==> flow/design.v <==
`timescale 1ns/1ps
module adder_32bit (
    input wire [31:0] a,
    input wire [31:0] b,
    output wire [31:0] sum
);
    wire [31:0] p, g;
    wire [32:0] c;
    assign c[0] = 1'b0;
    wire [7:0] block_p, block_g;
    wire [8:0] block_c;
    assign block_c[0] = 1'b0;
    assign p = a ^ b;   
    assign g = a & b;   
    assign c[1] = g[0] | (p[0] & c[0]);
    assign c[2] = g[1] | (p[1] & c[1]);
    assign c[3] = g[2] | (p[2] & c[2]);
    assign c[4] = g[3] | (p[3] & c[3]);
    assign block_p[0] = p[0] & p[1] & p[2] & p[3];
    assign block_g[0] = g[3] | (p[3] & g[2]) | (p[3] & p[2] & g[1]) | (p[3] & p[2] & p[1] & g[0]);
    assign c[5] = g[4] | (p[4] & c[4]);
    assign c[6] = g[5] | (p[5] & c[5]);
    assign c[7] = g[6] | (p[6] & c[6]);
    assign c[8] = g[7] | (p[7] & c[7]);
    assign block_p[1] = p[4] & p[5] & p[6] & p[7];
    assign block_g[1] = g[7] | (p[7] & g[6]) | (p[7] & p[6] & g[5]) | (p[7] & p[6] & p[5] & g[4]);
    assign c[9]  = g[8]  | (p[8]  & c[8]);
    assign c[10] = g[9]  | (p[9]  & c[9]);
    assign c[11] = g[10] | (p[10] & c[10]);
    assign c[12] = g[11] | (p[11] & c[11]);
    assign block_p[2] = p[8] & p[9] & p[10] & p[11];
    assign block_g[2] = g[11] | (p[11] & g[10]) | (p[11] & p[10] & g[9]) | (p[11] & p[10] & p[9] & g[8]);
    assign c[13] = g[12] | (p[12] & c[12]);
    assign c[14] = g[13] | (p[13] & c[13]);
    assign c[15] = g[14] | (p[14] & c[14]);
    assign c[16] = g[15] | (p[15] & c[15]);
    assign block_p[3] = p[12] & p[13] & p[14] & p[15];
    assign block_g[3] = g[15] | (p[15] & g[14]) | (p[15] & p[14] & g[13]) | (p[15] & p[14] & p[13] & g[12]);
    assign c[17] = g[16] | (p[16] & c[16]);
    assign c[18] = g[17] | (p[17] & c[17]);
    assign c[19] = g[18] | (p[18] & c[18]);
    assign c[20] = g[19] | (p[19] & c[19]);
    assign block_p[4] = p[16] & p[17] & p[18] & p[19];
    assign block_g[4] = g[19] | (p[19] & g[18]) | (p[19] & p[18] & g[17]) | (p[19] & p[18] & p[17] & g[16]);
    assign c[21] = g[20] | (p[20] & c[20]);
    assign c[22] = g[21] | (p[21] & c[21]);
    assign c[23] = g[22] | (p[22] & c[22]);
    assign c[24] = g[23] | (p[23] & c[23]);
    assign block_p[5] = p[20] & p[21] & p[22] & p[23];
    assign block_g[5] = g[23] | (p[23] & g[22]) | (p[23] & p[22] & g[21]) | (p[23] & p[22] & p[21] & g[20]);
    assign c[25] = g[24] | (p[24] & c[24]);
    assign c[26] = g[25] | (p[25] & c[25]);
    assign c[27] = g[26] | (p[26] & c[26]);
    assign c[28] = g[27] | (p[27] & c[27]);
    assign block_p[6] = p[24] & p[25] & p[26] & p[27];
    assign block_g[6] = g[27] | (p[27] & g[26]) | (p[27] & p[26] & g[25]) | (p[27] & p[26] & p[25] & g[24]);
    assign c[29] = g[28] | (p[28] & c[28]);
    assign c[30] = g[29] | (p[29] & c[29]);
    assign c[31] = g[30] | (p[30] & c[30]);
    assign c[32] = g[31] | (p[31] & c[31]);
    assign block_p[7] = p[28] & p[29] & p[30] & p[31];
    assign block_g[7] = g[31] | (p[31] & g[30]) | (p[31] & p[30] & g[29]) | (p[31] & p[30] & p[29] & g[28]);
    assign block_c[1] = block_g[0] | (block_p[0] & block_c[0]);
    assign block_c[2] = block_g[1] | (block_p[1] & block_c[1]);
    assign block_c[3] = block_g[2] | (block_p[2] & block_c[2]);
    assign block_c[4] = block_g[3] | (block_p[3] & block_c[3]);
    assign block_c[5] = block_g[4] | (block_p[4] & block_c[4]);
    assign block_c[6] = block_g[5] | (block_p[5] & block_c[5]);
    assign block_c[7] = block_g[6] | (block_p[6] & block_c[6]);
    assign block_c[8] = block_g[7] | (block_p[7] & block_c[7]);
    assign sum = p ^ c[31:0];
endmodule
`timescale 1ns/1ps
module csa_32bit (
    input wire [31:0] a,
    input wire [31:0] b,
    input wire [31:0] c,
    output wire [31:0] sum,
    output wire [31:0] carry
);
    genvar i;
    generate
        for (i = 0; i < 32; i = i + 1) begin : csa_bit
            full_adder fa (
                .a(a[i]),
                .b(b[i]),
                .c_in(c[i]),
                .sum(sum[i]),
                .c_out(carry[i])
            );
        end
    endgenerate
endmodule
module full_adder (
    input wire a,
    input wire b,
    input wire c_in,
    output wire sum,
    output wire c_out
);
    wire xor_ab, and_ab, and_xor_cin;
    xor_gate xor1 (.a(a), .b(b), .out(xor_ab));
    xor_gate xor2 (.a(xor_ab), .b(c_in), .out(sum));
    and_gate and1 (.a(a), .b(b), .out(and_ab));
    and_gate and2 (.a(xor_ab), .b(c_in), .out(and_xor_cin));
    or_gate or1 (.a(and_ab), .b(and_xor_cin), .out(c_out));
endmodule
`timescale 1ns/1ps
module and_gate (
    input wire a,
    input wire b,
    output wire out
);
    and(out,a,b);
endmodule
module xor_gate (
    input wire a,
    input wire b,
    output wire out
);
    xor(out,a,b);
endmodule
module or_gate (
    input wire a,
    input wire b,
    output wire out
);
    or(out,a,b);
endmodule
module multiplier_16bit (
    input wire [15:0] a,
    input wire [15:0] b,
    output wire [31:0] product
);
    wire [31:0] pp [15:0];
    genvar i, j;
    generate
        for (i = 0; i < 16; i = i + 1) begin : pp_row
            for (j = 0; j < 16; j = j + 1) begin : pp_col
                wire pp_bit;
                and pp_and (pp_bit, a[j], b[i]);
                assign pp[i][j+i] = pp_bit;
            end
            if (i > 0) begin : lower_zeros
                for (j = 0; j < i; j = j + 1) begin : lz
                    assign pp[i][j] = 1'b0;
                end
            end
            if (i + 16 < 32) begin : upper_zeros
                for (j = i + 16; j < 32; j = j + 1) begin : uz
                    assign pp[i][j] = 1'b0;
                end
            end
        end
    endgenerate
    wire [31:0] s1_sum[5:0], s1_carry[5:0];
    csa_32bit csa1_0 (.a(pp[0]), .b(pp[1]), .c(pp[2]), .sum(s1_sum[0]), .carry(s1_carry[0]));
    csa_32bit csa1_1 (.a(pp[3]), .b(pp[4]), .c(pp[5]), .sum(s1_sum[1]), .carry(s1_carry[1]));
    csa_32bit csa1_2 (.a(pp[6]), .b(pp[7]), .c(pp[8]), .sum(s1_sum[2]), .carry(s1_carry[2]));
    csa_32bit csa1_3 (.a(pp[9]), .b(pp[10]), .c(pp[11]), .sum(s1_sum[3]), .carry(s1_carry[3]));
    csa_32bit csa1_4 (.a(pp[12]), .b(pp[13]), .c(pp[14]), .sum(s1_sum[4]), .carry(s1_carry[4]));
    assign s1_sum[5] = pp[15];
    assign s1_carry[5] = 32'd0;
    wire [31:0] s2_sum[3:0], s2_carry[3:0];
    csa_32bit csa2_0 (.a(s1_sum[0]), .b({s1_carry[0][30:0], 1'b0}), .c(s1_sum[1]),
                      .sum(s2_sum[0]), .carry(s2_carry[0]));
    csa_32bit csa2_1 (.a({s1_carry[1][30:0], 1'b0}), .b(s1_sum[2]), .c({s1_carry[2][30:0], 1'b0}),
                      .sum(s2_sum[1]), .carry(s2_carry[1]));
    csa_32bit csa2_2 (.a(s1_sum[3]), .b({s1_carry[3][30:0], 1'b0}), .c(s1_sum[4]),
                      .sum(s2_sum[2]), .carry(s2_carry[2]));
    csa_32bit csa2_3 (.a({s1_carry[4][30:0], 1'b0}), .b(s1_sum[5]), .c({s1_carry[5][30:0], 1'b0}),
                      .sum(s2_sum[3]), .carry(s2_carry[3]));
    wire [31:0] s3_sum[2:0], s3_carry[2:0];
    csa_32bit csa3_0 (.a(s2_sum[0]), .b({s2_carry[0][30:0], 1'b0}), .c(s2_sum[1]),
                      .sum(s3_sum[0]), .carry(s3_carry[0]));
    csa_32bit csa3_1 (.a({s2_carry[1][30:0], 1'b0}), .b(s2_sum[2]), .c({s2_carry[2][30:0], 1'b0}),
                      .sum(s3_sum[1]), .carry(s3_carry[1]));
    assign s3_sum[2] = s2_sum[3];
    assign s3_carry[2] = {s2_carry[3][30:0], 1'b0};
    wire [31:0] s4_sum[1:0], s4_carry[1:0];
    csa_32bit csa4_0 (.a(s3_sum[0]), .b({s3_carry[0][30:0], 1'b0}), .c(s3_sum[1]),
                      .sum(s4_sum[0]), .carry(s4_carry[0]));
    csa_32bit csa4_1 (.a({s3_carry[1][30:0], 1'b0}), .b(s3_sum[2]), .c(s3_carry[2]),
                      .sum(s4_sum[1]), .carry(s4_carry[1]));
    wire [31:0] final_sum, final_carry;
    csa_32bit csa_final (.a(s4_sum[0]), .b({s4_carry[0][30:0], 1'b0}), .c(s4_sum[1]),
                         .sum(final_sum), .carry(final_carry));
    wire [31:0] shifted_carry;
    assign shifted_carry = {final_carry[30:0], 1'b0};
    wire [31:0] temp_sum;
    adder_32bit final_adder1 (.a(final_sum), .b(shifted_carry), .sum(temp_sum));
    wire [31:0] shifted_carry2;
    assign shifted_carry2 = {s4_carry[1][30:0], 1'b0};
    adder_32bit final_adder2 (.a(temp_sum), .b(shifted_carry2), .sum(product));
endmodule
`timescale 1ns/1ps
module pe (
    input wire clk,
    input wire rst_n,
    input wire en,
    input wire [15:0] a_in,       
    input wire [15:0] b_in,       
    input wire [31:0] partial_sum_in,   
    input wire load_acc,          
    output reg [15:0] a_out,      
    output reg [15:0] b_out,      
    output wire [31:0] acc_out    
);
    wire [31:0] mult_result;
    wire [31:0] add_result;
    reg [31:0] accumulator;
    multiplier_16bit mult_inst (
        .a(a_in),
        .b(b_in),
        .product(mult_result)
    );
    adder_32bit add_inst (
        .a(accumulator),
        .b(mult_result),
        .sum(add_result)
    );
    always @(posedge clk or negedge rst_n) begin
        if (!rst_n) begin
            accumulator <= 32'd0;
        end else if (load_acc) begin
            accumulator <= partial_sum_in;
        end else if (en) begin
            accumulator <= add_result;
        end
    end
    always @(posedge clk or negedge rst_n) begin
        if (!rst_n) begin
            a_out <= 16'd0;
            b_out <= 16'd0;
        end else if (en) begin
            a_out <= a_in;
            b_out <= b_in;
        end
    end
    assign acc_out = accumulator;
endmodule
`timescale 1ns/1ps
module mac_array_4x4 (
    input wire clk,
    input wire rst_n,
    input wire en,
    input wire load_acc,
    input wire [15:0] a_in_0,
    input wire [15:0] a_in_1,
    input wire [15:0] a_in_2,
    input wire [15:0] a_in_3,
    input wire [15:0] b_in_0,
    input wire [15:0] b_in_1,
    input wire [15:0] b_in_2,
    input wire [15:0] b_in_3,
    input wire [511:0] partial_sum_init,
    output wire [31:0] result_0_0, result_0_1, result_0_2, result_0_3,
    output wire [31:0] result_1_0, result_1_1, result_1_2, result_1_3,
    output wire [31:0] result_2_0, result_2_1, result_2_2, result_2_3,
    output wire [31:0] result_3_0, result_3_1, result_3_2, result_3_3
);
    wire [15:0] a_wire [0:3][0:4];   
    wire [15:0] b_wire [0:4][0:3];   
    assign a_wire[0][0] = a_in_0;
    assign a_wire[1][0] = a_in_1;
    assign a_wire[2][0] = a_in_2;
    assign a_wire[3][0] = a_in_3;
    assign b_wire[0][0] = b_in_0;
    assign b_wire[0][1] = b_in_1;
    assign b_wire[0][2] = b_in_2;
    assign b_wire[0][3] = b_in_3;
    wire [31:0] acc_out [0:3][0:3];
    genvar row, col;
    generate
        for (row = 0; row < 4; row = row + 1) begin : pe_row
            for (col = 0; col < 4; col = col + 1) begin : pe_col
                pe pe_inst (
                    .clk(clk),
                    .rst_n(rst_n),
                    .en(en),
                    .a_in(a_wire[row][col]),
                    .b_in(b_wire[row][col]),
                    .partial_sum_in(partial_sum_init[(row*4+col)*32 +: 32]),
                    .load_acc(load_acc),
                    .a_out(a_wire[row][col+1]),
                    .b_out(b_wire[row+1][col]),
                    .acc_out(acc_out[row][col])
                );
            end
        end
    endgenerate
    assign result_0_0 = acc_out[0][0];
    assign result_0_1 = acc_out[0][1];
    assign result_0_2 = acc_out[0][2];
    assign result_0_3 = acc_out[0][3];
    assign result_1_0 = acc_out[1][0];
    assign result_1_1 = acc_out[1][1];
    assign result_1_2 = acc_out[1][2];
    assign result_1_3 = acc_out[1][3];
    assign result_2_0 = acc_out[2][0];
    assign result_2_1 = acc_out[2][1];
    assign result_2_2 = acc_out[2][2];
    assign result_2_3 = acc_out[2][3];
    assign result_3_0 = acc_out[3][0];
    assign result_3_1 = acc_out[3][1];
    assign result_3_2 = acc_out[3][2];
    assign result_3_3 = acc_out[3][3];
endmodule
* Reports on mac_array_4x4
The steps from the RTL of mac_array_4x4 to its reports follow in flow order.
Lines are those of the file above, counted from 1.
Operators carry their Yosys type and port widths (W data, S select, Z words).
Cell names lack the library's common part.
The mark -- stands for no value.
- Design top :: mac_array_4x4
- Clock port :: clk
- Cell library :: sky130hd
- Library corner :: tt_025C_1v80

* Elaborated design
Yosys after proc, flatten, opt, wreduce and memory -nomap, before mapping. Print and check cells are not counted. Equal cells are merged and count once.
- Mux-type cells :: 32
- Bitwise operators :: 23712
- Reductions and logical operators :: 1
** Operators with widths (number)
- $and A1 B1 Y1 :: 12368
- $xor A1 B1 Y1 :: 6832
- $or A1 B1 Y1 :: 4368
- $xor A32 B32 Y32 :: 64
- $and A31 B31 Y31 :: 48
- $mux W32 :: 32
- $xor A31 B32 Y32 :: 16
- $xor A31 B31 Y31 :: 16
- $reduce_bool A2 Y1 :: 1
- Bits in registers :: 896
- Output and inout port bits :: 512

* Logic depth
Depth = most cells in a row (Yosys ltp): at word level without a register or memory, in the mapped netlist without a sequential cell, where the memories' decode and read muxes count.
- Depth in word-level cells :: 204
- ABC_AREA :: 0
- Gate-level depth with buffers :: 48

* Netlist
Source: synth_stat.txt of the flow (Yosys; design flattened, memories mapped). It holds for the ABC_AREA given above (unset counts as 0); a run with the other value may have another netlist.
The area totals of this step are shown rounded.
** Cells by type
- fa_1 :: number 4032, total area 8.07E+04 um2
- and2_1 :: number 3920, total area 2.45E+04 um2
- dfrtp_1 :: number 896, total area 2.24E+04 um2
- inv_1 :: number 4471, total area 1.68E+04 um2
- ha_1 :: number 1024, total area 1.28E+04 um2
- o21ai_0 :: number 912, total area 4.56E+03 um2
- nand2_1 :: number 1158, total area 4.35E+03 um2
- mux2_2 :: number 385, total area 4.34E+03 um2
- clkbuf_1 :: number 570, total area 2.14E+03 um2
- buf_2 :: number 142, total area 710.682 um2
- buf_4 :: number 53, total area 397.882 um2
- o21ai_1 :: number 63, total area 315.302 um2
- xnor2_1 :: number 32, total area 280.269 um2
- mux2i_1 :: number 16, total area 160.154 um2
- buf_6 :: number 14, total area 157.651 um2
- xor2_1 :: number 16, total area 140.134 um2
- a2bb2oi_1 :: number 9, total area 78.826 um2
- o211ai_1 :: number 9, total area 67.565 um2
Other cell types: 6; their cells: 51.
- Mapped cells :: 17773
- Cell area after synthesis :: 175200 um2
- Sequential part of the area :: 22420 um2
- Flip-flop cells :: 896
- Buffer cells :: 780
The figures by module come from a second, unflattened synthesis with its own total; it is not the netlist above.
- Cell total of the unflattened synthesis :: 45296
- Area total of the unflattened synthesis :: 366100 um2
Each row is one instance without its submodules.
** By module
- xor_gate :: times used 14336, cells 1, area 8.8 um2
- and_gate :: times used 14336, cells 1, area 6.3 um2
- pe :: times used 16, cells 206, area 2811 um2
- or_gate :: times used 7168, cells 1, area 6.3 um2
- adder_32bit :: times used 48, cells 32, area 636.9 um2
- multiplier_16bit :: times used 16, cells 289, area 1902 um2
- csa_32bit :: times used 224, cells 0, area 0.0 um2
- full_adder :: times used 7168, cells 0, area 0.0 um2
- mac_array_4x4 :: times used 1, cells 0, area 0.0 um2

* Worst setup path after synthesis
Source: OpenSTA report_checks on the synthesized netlist (no wires, ideal clock, input and output delay 20% of the period each), path of least setup slack; recovery checks are left aside. Register names are those of the netlist, which keeps one name where synthesis merged equal registers.
- Path kind :: input to register
- From :: in b_in_0[0]
- To :: reg pe_row[0].pe_col[0].pe_inst.accumulator[31]
- Period :: 18.0 ns
- External input delay :: 3.600 ns
- Setup time :: 0.116 ns
- Data arrival time :: 16.868 ns
- Required time :: 17.884 ns
- Path slack :: 1.016 ns
- Path delay :: 13.384 ns
- Driving pins on the path :: 41
- Path buffers :: 1
- Period reached after synthesis :: 16.984 ns
"path delay" is the arrival time less input delay plus setup time.
"driving pins on the path": output pins that drive a net of the path, with the launching flip-flop's if there is one; two outputs of one cell count as two.
"period reached after synthesis" = period - worst setup slack (recovery checks aside). The figure is calculated, with input and output delays left at 20% of the set period.
Between the ends stands the longest chain of elaborated cells between them, by number of cells; it is not shown to be the way that was timed. Of several equally long chains one is given.
A line is the first line of the expression or statement that the cell stems from. Yosys adds cells for indexed reads and writes and turns some case tables into memories.
At most two assigning lines are given for a register; there are more.
- Cell sequence :: clkbuf_1 and2_1 fa_1 inv_1 fa_1 fa_1 fa_1 inv_1 ha_1 fa_1 inv_1 fa_1 fa_1 fa_1 fa_1 fa_1 fa_1 fa_1 [5 not listed] fa_1 fa_1 fa_1 fa_1 fa_1 fa_1 fa_1 fa_1 fa_1 fa_1 fa_1 fa_1 fa_1 fa_1 fa_1 xnor2_1 xnor2_1 o311ai_0
- Cells in the longest elaborated chain :: 71
- Elaborated cells on any way between the ends :: 546
- RTL lines with such cells :: 39
- Classes of those cells :: mux: 2; logic: 544
** Ends and longest elaborated chain, post-synthesis
- start, declared :: RTL line 252 : input wire [15:0] b_in_0,
- $and A1 B1 Y1 :: RTL line 141 : and pp_and (pp_bit, a[j], b[i]);
- $xor A1 B1 Y1 :: RTL line 121 : xor(out,a,b);
- $and A1 B1 Y1 :: RTL line 114 : and(out,a,b);
- $or A1 B1 Y1 :: RTL line 128 : or(out,a,b);
- $xor A1 B1 Y1 :: RTL line 121
- $and A1 B1 Y1 :: RTL line 114
- $or A1 B1 Y1 :: RTL line 128
- [57 not listed]
- $xor A31 B32 Y32 :: RTL line 71 : assign sum = p ^ c[31:0];
- $xor A32 B32 Y32 :: RTL line 13 : assign p = a ^ b;
- $xor A32 B32 Y32 :: RTL line 71
- $xor A32 B32 Y32 :: RTL line 13
- $xor A32 B32 Y32 :: RTL line 71
- $mux W32 :: RTL line 227 : end else if (en) begin
- $mux W32 :: RTL line 225 : end else if (load_acc) begin
- end, assigned :: RTL line 226 : accumulator <= partial_sum_in;
- end, assigned :: RTL line 228 : accumulator <= add_result;
- end, declared :: RTL line 211 : reg [31:0] accumulator;

* Worst path after layout
From the final timing report of stored run 1: the path of least setup slack in the routed layout; clock arrival at registers is part of the times.
- Path kind :: input to register
- From :: in a_in_2[8]
- To :: reg pe_row[2].pe_col[0].pe_inst.accumulator[31]
- Period :: 17.7 ns
- External input delay :: 3.54 ns
- Setup time :: 0.17 ns
- Data arrival time :: 17.77 ns
- Required time :: 18.46 ns
- Path slack :: 0.69 ns
- Driving pins on the path :: 42
- Path buffers :: 2
Between the ends stands the longest chain of elaborated cells between them, by number of cells; it is not shown to be the way that was timed. Of several equally long chains one is given.
At most two assigning lines are given for a register; there are more.
- Cell sequence :: clkdlybuf4s50_1 and2_1 fa_1 fa_1 fa_1 inv_1 fa_1 inv_1 ha_1 inv_1 fa_1 fa_1 fa_1 fa_1 fa_1 fa_1 fa_1 fa_1 [6 not listed] fa_1 fa_1 fa_1 fa_1 fa_1 fa_1 fa_2 fa_1 fa_1 fa_1 fa_1 fa_1 fa_2 xor2_2 xnor2_2 buf_12 nand2_1 o311ai_2
- Cells in the longest elaborated chain :: 64
- Elaborated cells on any way between the ends :: 609
- RTL lines with such cells :: 32
- Classes of those cells :: mux: 2; logic: 607
** Ends and longest elaborated chain, after layout
- start, declared :: RTL line 250 : input wire [15:0] a_in_2,
- $and A1 B1 Y1 :: RTL line 141 : and pp_and (pp_bit, a[j], b[i]);
- $xor A1 B1 Y1 (9 in a row) :: RTL line 121 : xor(out,a,b);
- $xor A31 B31 Y31 :: RTL line 13 : assign p = a ^ b;
- $and A1 B1 Y1 :: RTL line 27 : assign c[9]  = g[8]  | (p[8]  & c[8]);
- $or A1 B1 Y1 :: RTL line 27
- $and A1 B1 Y1 :: RTL line 28 : assign c[10] = g[9]  | (p[9]  & c[9]);
- $or A1 B1 Y1 :: RTL line 28
- [42 not listed]
- $xor A31 B32 Y32 :: RTL line 71 : assign sum = p ^ c[31:0];
- $xor A32 B32 Y32 :: RTL line 13
- $xor A32 B32 Y32 :: RTL line 71
- $xor A32 B32 Y32 :: RTL line 13
- $xor A32 B32 Y32 :: RTL line 71
- $mux W32 :: RTL line 227 : end else if (en) begin
- $mux W32 :: RTL line 225 : end else if (load_acc) begin
- end, assigned :: RTL line 226 : accumulator <= partial_sum_in;
- end, assigned :: RTL line 228 : accumulator <= add_result;
- end, declared :: RTL line 211 : reg [31:0] accumulator;

--- measured runs ---
Measured data: module mac_array_4x4, platform sky130hd, 3 stored runs of the flow under differing settings, order arbitrary. Input and output delays are each 20% of the period that was set; the output load is 0.01 pF.
"achieved period" means the clock period less the worst setup slack. The figure is calculated, with input and output delays left at 20% of the set period.
"worst setup path time": the worst setup path's part of the clock period (all of it between registers, 20% less for each end at a port) less its slack. A launch clock that arrives late makes it longer, a capture clock that arrives late makes it shorter.
Measured values are rounded.

** Stored run 1
- Settings :: CORE_MARGIN=5; CORE_UTILIZATION=17; GPL_ROUTABILITY_DRIVEN=1; GPL_TIMING_DRIVEN=1; HOLD_SLACK_MARGIN=0.17; SETUP_SLACK_MARGIN=0.43; period_ns=17.7; CAP_MARGIN=20; SLEW_MARGIN=20
- Yosys chip area after synthesis :: 175200 um2
- Overall die area :: 1051000 um2
- Standard-cell area after routing :: 209900 um2
- Final design utilization :: 20.4%
- Worst setup slack after layout :: 0.690 ns
- Setup total negative slack :: 0.000 ns
- Final worst hold slack :: 0.509 ns
- Achieved period :: 17.010 ns
- Worst setup path time :: 13.47 ns
- Class of the worst setup path :: input to register

** Stored run 2
- Settings :: ABC_AREA=1; CORE_MARGIN=3; CORE_UTILIZATION=47; CTS_CLUSTER_DIAMETER=329; GPL_TIMING_DRIVEN=0; PLACE_DENSITY_LB_ADDON=0.29; SETUP_SLACK_MARGIN=5.0; period_ns=29.5; CAP_MARGIN=20; SLEW_MARGIN=20
- Yosys chip area after synthesis :: 179500 um2
- Overall die area :: 389300 um2
- Standard-cell area after routing :: 201000 um2
- Final design utilization :: 53.0%
- Worst setup slack after layout :: 8.779 ns
- Setup total negative slack :: 0.000 ns
- Final worst hold slack :: 0.530 ns
- Achieved period :: 20.721 ns
- Worst setup path time :: 14.82 ns
- Class of the worst setup path :: input to register

** Stored run 3
- Settings :: ABC_AREA=1; CAP_MARGIN=10; CELL_PAD_IN_SITES_GLOBAL_PLACEMENT=3; CORE_UTILIZATION=26; CTS_CLUSTER_SIZE=40; GPL_ROUTABILITY_DRIVEN=1; GPL_TIMING_DRIVEN=0; MIN_ROUTING_LAYER=met1; PLACE_DENSITY_LB_ADDON=0.14; SETUP_SLACK_MARGIN=5.0; SLEW_MARGIN=10; period_ns=18.6; CORE_MARGIN=2
- Yosys chip area after synthesis :: 179500 um2
- Overall die area :: 696900 um2
- Standard-cell area after routing :: 217100 um2
- Final design utilization :: 31.5%
- Worst setup slack after layout :: 2.486 ns
- Setup total negative slack :: 0.000 ns
- Final worst hold slack :: 0.529 ns
- Achieved period :: 16.114 ns
- Worst setup path time :: 12.39 ns
- Class of the worst setup path :: input to register
--- end ---
